==> flow/design.v <==
module top_level(f1,f2,p,in_1,in_2,out,clk,clk2);
input [7:0]in_1, in_2;
input clk;
input clk2;
input [15:0]p;   
input [15:0]f1,f2;  
output [15:0]out;
wire [15:0]a,b;
wire [15:0]r1,r2,r3,r4,r5;
convert inst_1(.float(a), .int8(in_1), .clk(clk));  
convert inst_2(.float(b), .int8(in_2), .clk(clk));
mult inst_3(.B(f1), .C(r1), .A(a), .clk(clk));   
mult inst_4(.B(f2), .C(r2), .A(b), .clk(clk));
main_adder inst_5 (.AA(r1), .BB(r2),.clk(clk), .R_add(r3)); 
mux inst_6(.in1(r4), .in2(p), .sel(clk2), .out(r5));  
main_adder inst_7 (.AA(r3), .BB(r5),.clk(clk), .R_add(r4));  
assign out=r4;
endmodule
module convert( float, int8,clk);
input clk;
output [15:0] float;
input [7:0] int8;
reg [4:0] exp;
reg [9:0] mantissa;
integer i;
always @(negedge clk)
begin
if(int8 != 8'b0) 
begin
for(i = 0; i < 8; i = i + 1)
    if(int8[i]) 
      exp = i;
      if(exp < 10)
      mantissa = int8 << (10 - exp);
      else
      mantissa = int8;
      exp = exp + 15;
 end
else begin
 mantissa=0;
exp=0;
    end
end
assign float = {1'b0, exp, mantissa};
endmodule
module mult(B,C, A, clk);
input  [15:0]A;
input clk;
input [15:0]B;
output reg    [15:0]C;
wire          [5:0]e;   
wire           [21:0]m;  
wire            [10:0]A_m;     
wire            [10:0]B_m;     
reg           [4:0]C_e;  
wire            C_sign;  
reg           [9:0]C_m;  
assign C_sign=(A[15]^B[15]); 
assign e[5:0]=(A[14:10]+B[14:10]-4'b1111); 
assign A_m[10:0]={1'b1, A[9:0]};
assign B_m[10:0]={1'b1, B[9:0]};
assign m[21:0]=(A_m[10:0])*(B_m[10:0]);   
always@(posedge clk)
begin
if (A==0)   
  begin
  C<=16'b0;
  end
else begin
    if (m[21]==1'b1) 
    begin
    C_m=m[20:11];
    C_e=e[4:0]+m[21];
    C<={C_sign,C_e[4:0],C_m[9:0]};
    end 
    else begin
    C_m=m[19:10];
    C_e=e[4:0]+m[21];
    C<={C_sign,C_e[4:0],C_m[9:0]};
    end
end
end
endmodule
module main_adder (AA, BB,clk, R_add);
input [15:0] AA, BB; 
input clk;             
output  [15:0] R_add;                
wire [14:0]temp_Sum_M_C; 
wire [13:0]temp_Sub_M_C, temp_lza_count_reg;
wire [15:0]temp_L, temp_S;
compare_adder inst_1  (.C_L(temp_L), .C_S(temp_S), .A(AA), .B(BB),.clk(clk));  
shift_adder inst_2    ( temp_sign, temp_Sum_M_C, temp_Sub_M_C, temp_lza_count_reg, temp_L, temp_S,clk);
adder inst_3          (R_add, temp_L, temp_S, temp_sign, temp_Sum_M_C, temp_Sub_M_C, temp_lza_count_reg,clk );
endmodule
module compare_adder (C_L, C_S, A, B,clk);
input [15:0] A, B;
input clk;
output reg[15:0] C_L, C_S;
always@ (posedge clk)
if (A[14:0]>=B[14:0])
 begin
C_L<=A[15:0]; C_S<=B[15:0];
 end
 else begin
C_L<=B[15:0]; C_S<=A[15:0];
 end
endmodule
module shift_adder ( sign, Sum_M_C, Sub_M_C, lza_count_reg,L, S,clk);
input [15:0] L, S;  
input clk;             
output reg sign;                       
reg [13:0] M_C_L, M_C_S;        
reg [13:0]M_C_Lnew, M_C_Snew;   
output  reg[14:0] Sum_M_C;             
output  reg[13:0] Sub_M_C;            
reg [13:0] Sub_M_CS;                     
output reg [13:0] lza_count_reg;                
reg [4:0] count; 
always@ (*)
begin
M_C_L[13:0]={1'b1, L[9:0], 3'b000};                      
M_C_S[13:0]={1'b1, S[9:0], 3'b000};
sign=L[15];                                              
M_C_Snew[13:0]=M_C_S[13:0]>>(L[14:10]-S[14:10]);         
M_C_Lnew[13:0]=M_C_L[13:0];                              
Sum_M_C[14:0]=M_C_Lnew[13:0]+ M_C_Snew[13:0];            
Sub_M_C[13:0]=M_C_Lnew[13:0]- M_C_Snew[13:0];            
begin 
lza_count_reg=14;                                            
for( count=0; count<14; count=count+1 ) 
if( Sub_M_C[ count ] ) 
lza_count_reg=13-count; 
end 
end
endmodule
module adder(R_add, L, S, sign, Sum_M_C, Sub_M_C,lza_count_reg,clk );
input clk;
input [15:0] L, S;               
input sign;                       
input [14:0] Sum_M_C;             
input [13:0] Sub_M_C;            
reg [13:0] Sub_M_CS;                     
input [13:0] lza_count_reg;                
output reg [15:0] R_add;                
always @(posedge clk)
begin
if (L==0 &  S==0)
  begin
  R_add<=16'b0;
  end
  else begin
if (L[15]^S[15]==0)            
 begin
R_add[15]<=sign;                      
R_add[14:10]<=L[14:10]+Sum_M_C[14];   
 if (Sum_M_C[14]==1)
 begin
 R_add[9:0]<=Sum_M_C[13:4];
 end 
 else begin
 R_add[9:0]<=Sum_M_C[12:3];             
 end
 end 
 else begin                         
R_add[15]<=sign;
R_add[14:10]<=L[14:10]-lza_count_reg;
Sub_M_CS[13:0]=(Sub_M_C[13:0]<<lza_count_reg);
R_add[9:0]<=Sub_M_CS[12:3];          
end
end
end
endmodule
module mux(in1, in2, sel, out);  
input [15:0]in1,in2;
input sel;
output reg [15:0]out;
 always @ (*)  
 begin : MUX        
   if (sel == 1'b0) begin
      out = in1;
   end else begin
       out = in2 ;
   end
end
endmodule  
## Reports on top_level

What the tools print for top_level, step after step.
Lines are those of the file above, counted from 1.
Operators carry their Yosys type and port widths (W data, S select, Z words).
Cell names lack the library's common part.
Not given: -

| set-up | value |
|---|---|
| top | top_level |
| clock port | clk |
| standard-cell library | sky130hd |
| timing corner | tt_025C_1v80 |

## Elaborated design

Source: Yosys, flattened and elaborated, memories not mapped. Widths are those after wreduce. Registers that Yosys merges into a memory's read port (data or address) are not register bits. Print and check cells do not count. Equal cells are merged and count once.

| bit counts | value |
|---|---|
| bits in read-only memories | 0 |
| output and inout bits | 16 |
| input bits | 66 |
| bits in writable memories | 0 |
| word width x clocked read ports | 0 |
| register bits | 158 |
| elaborated cells | 127 |
| memory cells | 0 |
| bits in latches | 0 |

| cells by class | value |
|---|---|
| multiply operators | 2 |
| magnitude comparators | 4 |
| reductions and logical operators | 10 |
| add/subtract/negate cells | 20 |
| divide/modulo/power cells | 0 |
| bitwise logic cells | 6 |
| equal/unequal tests | 0 |
| shift operators | 6 |
| multiplexer cells | 61 |

Operator list:

| cell | count |
|---|---|
| $mul A11 B11 Y22 | 2 |
| $mux W14 | 26 |
| $mux W5 | 20 |
| $logic_not A16 Y1 | 6 |
| $mux W16 | 5 |
| $shl A8 B32 Y10 | 2 |
| $mux W10 | 6 |
| $add A14 B14 Y15 | 2 |
| $ge A15 B15 Y1 | 2 |
| $sub A14 B14 Y14 | 2 |
| $shl A14 B14 Y13 | 2 |
| $shr A14 B5 Y14 | 2 |
| $add A5 B1 Y5 | 4 |
| $sub A5 B5 Y5 | 4 |
| $reduce_bool A8 Y1 | 2 |
| $mux W8 | 2 |
| $sub A4 B5 Y6 const A | 2 |
| $add A5 B4 Y5 const B | 2 |
| $sub A5 B4 Y5 const B | 2 |
| $lt A5 B4 Y1 const B | 2 |
| $add A5 B5 Y5 | 2 |
| $reduce_and A2 Y1 | 2 |
| $mux W2 | 2 |
| $and A1 B1 Y1 | 2 |
| $xor A1 B1 Y1 | 2 |
| $not A1 Y1 | 2 |

## Longest topological paths

Longest topological path by Yosys (ltp), each cell counted once; first at word level (registers and memories cut), then after technology mapping (sequential cells cut; the memories' decode and read muxes count).

| logic depth | value |
|---|---|
| depth in word-level cells | 19 |
| ABC_AREA | 1 |
| mapped depth | 42 |
| mapped depth without buffers | 41 |

## Netlist

Yosys stat after the flow's synthesis: flattened, memories mapped to cells. It holds for the ABC_AREA given above (unset counts as 0); a run with the other value may have another netlist.
The area totals of this step are shown rounded.

Cells by type:

| type | count | area in all (sq um) |
|---|---|---|
| fa_1 | 166 | 3.32E+03 |
| dfxtp_1 | 158 | 3.16E+03 |
| ha_1 | 225 | 2,815.2 |
| nand2_1 | 675 | 2,533.68 |
| inv_1 | 565 | 2.12E+03 |
| nand3_1 | 199 | 995.955 |
| a21oi_1 | 154 | 770.739 |
| o21ai_0 | 139 | 695.667 |
| nor2_1 | 156 | 585.562 |
| xor2_1 | 40 | 350.336 |
| clkbuf_1 | 77 | 289.027 |
| xnor2_1 | 24 | 210.202 |
| nor4_1 | 25 | 156.4 |
| nor3_1 | 31 | 155.149 |
| mux2i_1 | 14 | 140.134 |
| o211ai_1 | 17 | 127.622 |
| nand4_1 | 19 | 118.864 |
| nand3_2 | 11 | 110.106 |

Not listed: further types 36, cells in them 146.

| mapped netlist | value |
|---|---|
| flip-flop cells | 158 |
| buffer cells | 104 |
| sequential area | 3,163 sq um |
| cells in the netlist | 2,841 |
| cell area after synthesis | 19,690 sq um |

Ticket comment

Flow measurements of top_level on sky130hd: 3 stored runs with different settings, listed in no order. Input and output delays are each 20% of the period that was set; the output load is 0.01 pF.
Values from the reports are rounded here.

## Run 1

==> flow/run.sh <==
#!/bin/bash
# the make line also repeats the synthesis and layout settings of config.mk as NAME=value (left out here)
make -C /OpenROAD-flow-scripts/flow DESIGN_CONFIG=/design/flow/config.mk WORK_HOME=/design/flow/orfs CLKGATE_MAP_FILE= finish
==> flow/config.mk <==
export PLATFORM = sky130hd
export DESIGN_NAME = top_level
export DESIGN_NICKNAME = top_level
export VERILOG_FILES = /design/flow/design.v
export SDC_FILE = /design/flow/constraint.sdc
export NUM_CORES = 4
export LEC_CHECK = 0
export ABC_AREA = 1
export CAP_MARGIN = 20
export CELL_PAD_IN_SITES_DETAIL_PLACEMENT = 2
export CELL_PAD_IN_SITES_GLOBAL_PLACEMENT = 3
export CORE_ASPECT_RATIO = 1.81
export CORE_MARGIN = 9
export CORE_UTILIZATION = 68
export CTS_CLUSTER_DIAMETER = 96
export CTS_CLUSTER_SIZE = 28
export GPL_TIMING_DRIVEN = 0
export MAX_ROUTING_LAYER = met5
export MIN_ROUTING_LAYER = met2
export PLACE_DENSITY_LB_ADDON = 0.1
export SLEW_MARGIN = 35
==> flow/constraint.sdc <==
create_clock -name core_clock -period 11.0 [get_ports {clk}]
set_input_delay 2.2000 -clock core_clock [delete_from_list [all_inputs] [get_ports {clk}]]
set_output_delay 2.2000 -clock core_clock [all_outputs]
set_load 0.01 [all_outputs]

Run 1: not finished: placement ended with error FLW-0024

## Run 2

==> flow/run.sh <==
#!/bin/bash
# the make line also repeats the synthesis and layout settings of config.mk as NAME=value (left out here)
make -C /OpenROAD-flow-scripts/flow DESIGN_CONFIG=/design/flow/config.mk WORK_HOME=/design/flow/orfs CLKGATE_MAP_FILE= finish
==> flow/config.mk <==
export PLATFORM = sky130hd
export DESIGN_NAME = top_level
export DESIGN_NICKNAME = top_level
export VERILOG_FILES = /design/flow/design.v
export SDC_FILE = /design/flow/constraint.sdc
export NUM_CORES = 4
export LEC_CHECK = 0
export ABC_AREA = 1
export CAP_MARGIN = 20
export CORE_ASPECT_RATIO = 1.75
export CORE_MARGIN = 2
export CORE_UTILIZATION = 30
export GPL_TIMING_DRIVEN = 0
export HOLD_SLACK_MARGIN = 0.11
export MIN_ROUTING_LAYER = met2
export PLACE_DENSITY_LB_ADDON = 0.2
export SLEW_MARGIN = 20
export TNS_END_PERCENT = 20
==> flow/constraint.sdc <==
create_clock -name core_clock -period 17.7 [get_ports {clk}]
set_input_delay 3.5400 -clock core_clock [delete_from_list [all_inputs] [get_ports {clk}]]
set_output_delay 3.5400 -clock core_clock [all_outputs]
set_load 0.01 [all_outputs]

| result of run 2 | value |
|---|---|
| post-synthesis cell area | 19,690 sq um |
| overall die area | 67,790 sq um |
| post-route utilization | 34.2 % |
| post-route worst hold slack | 452 ps |
| post-route setup TNS | 0 ps |
| worst setup slack after layout | 1,279 ps |

## Run 3

==> flow/run.sh <==
#!/bin/bash
# the make line also repeats the synthesis and layout settings of config.mk as NAME=value (left out here)
make -C /OpenROAD-flow-scripts/flow DESIGN_CONFIG=/design/flow/config.mk WORK_HOME=/design/flow/orfs CLKGATE_MAP_FILE= finish
==> flow/config.mk <==
export PLATFORM = sky130hd
export DESIGN_NAME = top_level
export DESIGN_NICKNAME = top_level
export VERILOG_FILES = /design/flow/design.v
export SDC_FILE = /design/flow/constraint.sdc
export NUM_CORES = 4
export LEC_CHECK = 0
export ABC_AREA = 1
export CAP_MARGIN = 25
export CELL_PAD_IN_SITES_DETAIL_PLACEMENT = 0
export CORE_MARGIN = 10
export CORE_UTILIZATION = 40
export CTS_CLUSTER_DIAMETER = 319
export CTS_CLUSTER_SIZE = 10
export HOLD_SLACK_MARGIN = 0.23
export MIN_ROUTING_LAYER = met2
export PLACE_DENSITY_LB_ADDON = 0.02
export SLEW_MARGIN = 35
export TNS_END_PERCENT = 85
==> flow/constraint.sdc <==
create_clock -name core_clock -period 7.54 [get_ports {clk}]
set_input_delay 1.5080 -clock core_clock [delete_from_list [all_inputs] [get_ports {clk}]]
set_output_delay 1.5080 -clock core_clock [all_outputs]
set_load 0.01 [all_outputs]

| result of run 3 | value |
|---|---|
| post-synthesis cell area | 19,690 sq um |
| overall die area | 58,510 sq um |
| post-route utilization | 49.5 % |
| post-route worst hold slack | 368 ps |
| post-route setup TNS | -48,240 ps |
| worst setup slack after layout | -2,320 ps |
